==> flow/design.v <==
module SME(clk,reset,chardata,isstring,ispattern,valid,match,match_index);
  input clk;
  input reset;
  input [7:0] chardata;
  input isstring;
  input ispattern;
  output match;
  output [4:0] match_index;
  output valid;
  reg match;
  reg [4:0] match_index;
  reg valid;
  reg [7:0] string_data [31:0];
  reg [5:0] string_length;
  reg [7:0] pattern_data [7:0];
  reg [3:0] pattern_length;
  reg [1:0] state;
  reg [5:0] string_counter;
  reg [3:0] pattern_counter;
  reg fresh;             
  reg [5:0] head;        
  reg star_seen;         
  reg [3:0] star_pattern;  
  reg [5:0] star_string;   
  parameter DATA_READ   = 0;
  parameter FIND_HEAD   = 1;
  parameter CHECK_DATA  = 2;
  parameter DATA_OUT    = 3;
  always@(*) valid <= (state == DATA_OUT);
  wire anchored = (pattern_data[0] == "^");
  wire [7:0] pchar = pattern_data[pattern_counter[2:0]];
  wire [7:0] schar = string_data[string_counter[4:0]];
  wire [7:0] prev_char = string_data[head[4:0] - 5'd1];
  wire at_end = (string_counter >= string_length);
  always @(posedge clk or posedge reset) begin
    if(reset)begin
      state <= DATA_READ;
      string_length <= 0;
      pattern_length <= 0;
      match_index <= 0;
      match <= 0;
      fresh <= 1;
      head <= 0;
      star_seen <= 0;
    end
    else begin
      case(state)
        DATA_READ:begin
          if(isstring)begin
            if(fresh)begin
              string_length <= 1;
              string_data[0] <= chardata;
            end
            else begin
              string_length <= string_length + 1;
              string_data[string_length[4:0]] <= chardata;
            end
            pattern_length <= 0;
            fresh <= 0;
          end
          else if(ispattern)begin
            pattern_length <= pattern_length + 1;
            pattern_data[pattern_length[2:0]] <= chardata;
            fresh <= 0;
          end
          else if(pattern_length != 0)begin
            state <= FIND_HEAD;
            head <= 0;
          end
        end
        FIND_HEAD:begin
          if(head >= string_length)begin
            state <= DATA_OUT;
            match <= 0;
            match_index <= 0;
          end
          else if(anchored && head != 0 && prev_char != " ")begin
            head <= head + 1;
          end
          else begin
            state <= CHECK_DATA;
            string_counter <= head;
            pattern_counter <= anchored ? 4'd1 : 4'd0;
            star_seen <= 0;
          end
        end
        CHECK_DATA:begin
          if(pattern_counter >= pattern_length)begin  
            state <= DATA_OUT;
            match <= 1;
            match_index <= head[4:0];
          end
          else if(pchar == "*")begin
            star_seen <= 1;
            star_pattern <= pattern_counter + 1;
            star_string <= string_counter;
            pattern_counter <= pattern_counter + 1;
          end
          else if(pchar == "$" && at_end)begin
            pattern_counter <= pattern_counter + 1;
          end
          else if(!at_end && ( schar == pchar || pchar == "."
                              || (pchar == "$" && schar == " ") ))begin
            string_counter <= string_counter + 1;
            pattern_counter <= pattern_counter + 1;
          end
          else if(star_seen && star_string < string_length)begin
            star_string <= star_string + 1;
            string_counter <= star_string + 1;
            pattern_counter <= star_pattern;
          end
          else begin
            state <= FIND_HEAD;
            head <= head + 1;
          end
        end
        DATA_OUT:begin
          match <= 0;
          match_index <= 0;
          fresh <= 1;
          pattern_length <= 0;
          state <= DATA_READ;
          if(isstring)begin
            string_length <= 1;
            string_data[0] <= chardata;
            fresh <= 0;
          end
          else if(ispattern)begin
            pattern_length <= 1;
            pattern_data[0] <= chardata;
            fresh <= 0;
          end
        end
        default begin
          state <= DATA_READ;
        end
      endcase
    end
  end
endmodule
======== From RTL to reports: SME ========
What the tools print for SME, step after step.
Line numbers count from 1 in the design file above.
Operators: Yosys type, input widths -> output width; for muxes data width and select width s.
Cell names lack the library's common part.
Not given: -
set-up
  top ..................................... SME
  clock port .............................. clk
  library ................................. sky130hd
  timing corner ........................... tt_025C_1v80

======== After elaboration ========
Counts by Yosys on the flattened word-level netlist (proc, flatten, opt, wreduce). Print and check cells are left out. Cells with the same type and inputs are merged into one.
bit counts
  flip-flop bits (word level) ............. 366
  input bits .............................. 12
  output and inout bits ................... 7
  elaborated cells ........................ 369
operators by class
  add/sub/neg operators ................... 7
  magnitude comparators ................... 4
  equality and inequality tests ........... 148
  multiplexer cells ....................... 81
  bitwise logic cells ..................... 4
  reductions and logical operators ........ 73
operator list
  operator             count
  $pmux 8 s32          2
  $eq 5x5->1 const B   48
  $reduce_and 5->1     40
  $mux 6               23
  $eq 5x4->1 const B   24
  $mux 8               9
  $pmux 8 s8           1
  $eq 5x3->1 const B   12
  $ne 2x2->1 const B   22
  $mux 4               9
  $eq 8x6->1 const B   4
  $pmux 8 s2           2
  $eq 5x2->1 const B   6
  $eq 3x3->1 const B   8
  $ne 3x3->1 const B   8
  $add 6x1->6 const B  4
  $pmux 6 s2           2
  $mux 2               10
  $pmux 6 s3           1
  $pmux 4 s2           2
  $eq 5x1->1 const B   3
  $logic_not 5->1      3
  $pmux 5 s3           1
  $mux 1               13
  $eq 3x2->1 const B   4
  $ge 6x6->1           2
  $reduce_and 6->1     2
  $reduce_and 11->1    1
Not listed: further kinds 31, cells in them 51.

======== Logic depth ========
Longest topological path by Yosys (ltp), each cell counted once; first at word level (registers and memories cut), then after technology mapping (sequential cells cut; the memories' decode and read muxes count).
depth
  depth after elaboration ................. 11
  ABC_AREA ................................ 0
  mapped depth ............................ 20
  depth with buffers taken out ............ 14

======== Mapped cells and area ========
Yosys stat after the flow's synthesis: flattened, memories mapped to cells. It holds for the ABC_AREA given above (unset counts as 0); a run with the other value may have another netlist.
The area totals of this step are shown rounded.
mapped netlist
  cells in the netlist .................... 1637
  mapped area ............................. 19300 sq um
  area of sequential cells ................ 10900 sq um
  mapped flip-flops ....................... 368
  buffers ................................. 107
cell types
  cell      count  area in all (sq um)
  edfxtp_1  340    1.02E+04
  dfrtp_1   26     650.624
  ha_1      52     650.624
  mux2i_1   63     630.605
  nand2_1   109    409.142
  o21ai_0   81     405.389
  a22oi_1   47     352.838
  mux2_2    31     349.085
  nor2_1    92     345.331
  nand3_1   62     310.298
  a21oi_1   56     280.269
  clkbuf_1  73     274.013
  a22o_1    31     271.51
  nor3_1    46     230.221
  and3_1    29     181.424
  o22ai_1   28     175.168
  a31oi_1   26     162.656
  inv_1     41     153.898
Other cell types: 76; their cells: 404.

======== Worst setup path after synthesis ========
OpenSTA on the mapped netlist: ideal clock, no wires. The path of least setup slack (recovery checks aside). Input and output delay are each 20% of the period. Register names are those of the netlist, which keeps one name where synthesis merged equal registers.
timing path after synthesis
  kind .................................... flip-flop to flip-flop
  from .................................... register pattern_counter[2]
  to ...................................... register string_counter[0]
  period .................................. 6.2 ns
  library setup time ...................... 0.379 ns
  launch time at the first pin ............ 0.000 ns
  arrival time ............................ 4.542 ns
  required time ........................... 5.821 ns
  setup slack ............................. 1.278 ns
  path delay .............................. 4.921 ns
  stages on the path ...................... 20
  path buffers ............................ 6
  synthesis period reached ................ 4.922 ns
"path delay" is the arrival time less input delay plus setup time.
"stages on the path" counts driving pins, that of a launching flip-flop among them; a cell with two outputs on the path counts twice.
"synthesis period reached" is the clock period less the worst setup slack; recovery checks do not enter. This is arithmetic on one report: input and output delays are still those of the set period (20% each).
The rows between start and end are the longest chain of elaborated cells between them; the timing report does not say that the signal goes this way. Where chains are equally long, one stands for them.
Each line given opens the expression or statement behind the cell; cells for indexed reads and writes are added by Yosys, which also makes memories of some case tables.
A register here has more assigning lines than the two given.
The path ends at the enable pin of a flip-flop; only ways to that pin are counted.
on the way, after synthesis
  path through ............................ edfxtp_1 -> buf_2 -> buf_1 -> inv_1 -> ha_1 -> buf_6 -> or4_4 -> buf_6 -> or2_0 -> buf_6 -> o22ai_4 -> nor4b_2 -> and4_1 -> o2111ai_1 -> a2111oi_4 -> a211oi_2 -> nor2_4 -> buf_6 -> o21bai_1 -> a211oi_1
  cells in the longest elaborated chain ... 8
  elaborated cells on any way between the ends .. 24
  classes of those cells .................. 1 x compare; 15 x eq/ne; 1 x mux; 7 x reduce/logical
RTL lines, path after synthesis
  item                           line  RTL
  start: declaration             19    reg [3:0] pattern_counter;
  start: assignment              83    pattern_counter <= anchored ? 4'd1 : 4'd0;
  start: assignment              97    pattern_counter <= pattern_counter + 1;
  $eq 3x3->1                     31    wire [7:0] pchar = pattern_data[pattern_counter[2:0]];
  $pmux 8 s8                     31
  $eq 8x8->1                     102   else if(!at_end && ( schar == pchar || pchar == "."
  $logic_or 1x1->1 (2 in a row)  102
  $logic_and 1x1->1              102
  $ne 3x3->1                     -
  $reduce_and 8->1               -
  end: assignment                104   string_counter <= string_counter + 1;
  end: assignment                109   string_counter <= star_string + 1;
  end: declaration               18    reg [5:0] string_counter;

======== Path in the finished layout ========
From the final timing report of record 1: the path of least setup slack in the routed layout; clock arrival at registers is part of the times.
timing path after layout
  kind .................................... flip-flop to flip-flop
  from .................................... register string_counter[0]
  to ...................................... register pattern_counter[1]
  period .................................. 5.63 ns
  library setup time ...................... 0.28 ns
  launch time at the first pin ............ 0.58 ns
  arrival time ............................ 5.63 ns
  required time ........................... 5.92 ns
  setup slack ............................. 0.29 ns
  stages on the path ...................... 16
  path buffers ............................ 1
The rows between start and end are the longest chain of elaborated cells between them; the timing report does not say that the signal goes this way. Where chains are equally long, one stands for them.
A register here has more assigning lines than the two given.
The path ends at the enable pin of a flip-flop; only ways to that pin are counted.
on the way, after layout
  path through ............................ edfxtp_1 -> ha_1 -> and3_1 -> ha_1 -> a22oi_1 -> o21ai_0 -> nor4_1 -> nand4_1 -> nor4_1 -> o2111ai_1 -> a2111oi_4 -> a211oi_2 -> nor2_4 -> nor3_1 -> a211oi_1 -> buf_4
  cells in the longest elaborated chain ... 8
  elaborated cells on any way between the ends .. 44
  RTL lines with such cells ............... 5
  classes of those cells .................. 1 x compare; 34 x eq/ne; 1 x mux; 8 x reduce/logical
RTL lines, path after layout
  item                           line  RTL
  start: declaration             18    reg [5:0] string_counter;
  start: assignment              82    string_counter <= head;
  start: assignment              104   string_counter <= string_counter + 1;
  $eq 5x5->1                     32    wire [7:0] schar = string_data[string_counter[4:0]];
  $pmux 8 s32                    32
  $eq 8x8->1                     102   else if(!at_end && ( schar == pchar || pchar == "."
  $logic_or 1x1->1 (2 in a row)  102
  $logic_and 1x1->1              102
  $ne 5x5->1                     -
  $reduce_and 6->1               -
  end: assignment                100   pattern_counter <= pattern_counter + 1;
  end: assignment                105   pattern_counter <= pattern_counter + 1;
  end: declaration               19    reg [3:0] pattern_counter;

Subject: SME on sky130hd, stored results

Hello all,

Stored flow runs of SME (2 of them; Yosys, OpenROAD, sky130hd). They differ in their settings and are not a sequence. Constraints: input delay and output delay 20% of the set period each, output load 0.01 pF.
By "clock period achieved" is meant the clock period of the run minus its worst setup slack. This is arithmetic on one report: input and output delays are still those of the set period (20% each).
"worst setup path time" = time allowed to the worst setup path (clock period - input delay - output delay, where it has them) - its slack; a late launch clock adds to it, a late capture clock takes from it.
By "power consumption" is meant OpenSTA's value without simulated activity: inputs other than the clock are taken to toggle once in ten clock periods, and the tool carries that through the logic.
Values from the reports are rounded here.

======== record 1 ========
==> flow/run.sh <==
#!/bin/bash
# the make line also repeats the synthesis and layout settings of config.mk as NAME=value (left out here)
make -C /OpenROAD-flow-scripts/flow DESIGN_CONFIG=/design/flow/config.mk WORK_HOME=/design/flow/orfs CLKGATE_MAP_FILE= finish
==> flow/config.mk <==
export PLATFORM = sky130hd
export DESIGN_NAME = SME
export DESIGN_NICKNAME = SME
export VERILOG_FILES = /design/flow/design.v
export SDC_FILE = /design/flow/constraint.sdc
export NUM_CORES = 4
export LEC_CHECK = 0
export CAP_MARGIN = 20
export CORE_MARGIN = 2
export CORE_UTILIZATION = 40
export SLEW_MARGIN = 20
==> flow/constraint.sdc <==
create_clock -name core_clock -period 5.63 [get_ports {clk}]
set_input_delay 1.1260 -clock core_clock [delete_from_list [all_inputs] [get_ports {clk}]]
set_output_delay 1.1260 -clock core_clock [all_outputs]
set_load 0.01 [all_outputs]

-------- measured, record 1 --------
  netlist area reported by Yosys .......... 19300 sq um
  die area ................................ 50000 sq um
  std-cell area (final layout) ............ 21700 sq um
  utilization in the final report ......... 45.6 %
  worst setup slack after layout .......... 0.290 ns
  summed negative setup slack ............. 0.000 ns
  worst hold slack in the final report .... 0.504 ns
  power consumption ....................... 7780 µW
  clock period achieved ................... 5.340 ns
  worst setup path time ................... 5.34 ns
  critical path type ...................... flip-flop to flip-flop

======== record 2 ========
==> flow/run.sh <==
#!/bin/bash
# the make line also repeats the synthesis and layout settings of config.mk as NAME=value (left out here)
make -C /OpenROAD-flow-scripts/flow DESIGN_CONFIG=/design/flow/config.mk WORK_HOME=/design/flow/orfs CLKGATE_MAP_FILE= finish
==> flow/config.mk <==
export PLATFORM = sky130hd
export DESIGN_NAME = SME
export DESIGN_NICKNAME = SME
export VERILOG_FILES = /design/flow/design.v
export SDC_FILE = /design/flow/constraint.sdc
export NUM_CORES = 4
export LEC_CHECK = 0
export ABC_AREA = 1
export CAP_MARGIN = 20
export CELL_PAD_IN_SITES_GLOBAL_PLACEMENT = 3
export CORE_MARGIN = 8
export CORE_UTILIZATION = 40
export HOLD_SLACK_MARGIN = 0.2
export MAX_ROUTING_LAYER = met4
export PLACE_DENSITY = 0.38
export SLEW_MARGIN = 35
export TNS_END_PERCENT = 25
==> flow/constraint.sdc <==
create_clock -name core_clock -period 6.2 [get_ports {clk}]
set_input_delay 1.2400 -clock core_clock [delete_from_list [all_inputs] [get_ports {clk}]]
set_output_delay 1.2400 -clock core_clock [all_outputs]
set_load 0.01 [all_outputs]

-------- measured, record 2 --------
  netlist area reported by Yosys .......... 19800 sq um
  die area ................................ 56900 sq um
  std-cell area (final layout) ............ 22000 sq um
  utilization in the final report ......... 44.9 %
  worst setup slack after layout .......... 1.26 ns
  summed negative setup slack ............. 0.000 ns
  worst hold slack in the final report .... 0.505 ns
  power consumption ....................... 7330 µW
  clock period achieved ................... 4.940 ns
  worst setup path time ................... 4.94 ns
  critical path type ...................... flip-flop to flip-flop

Thanks
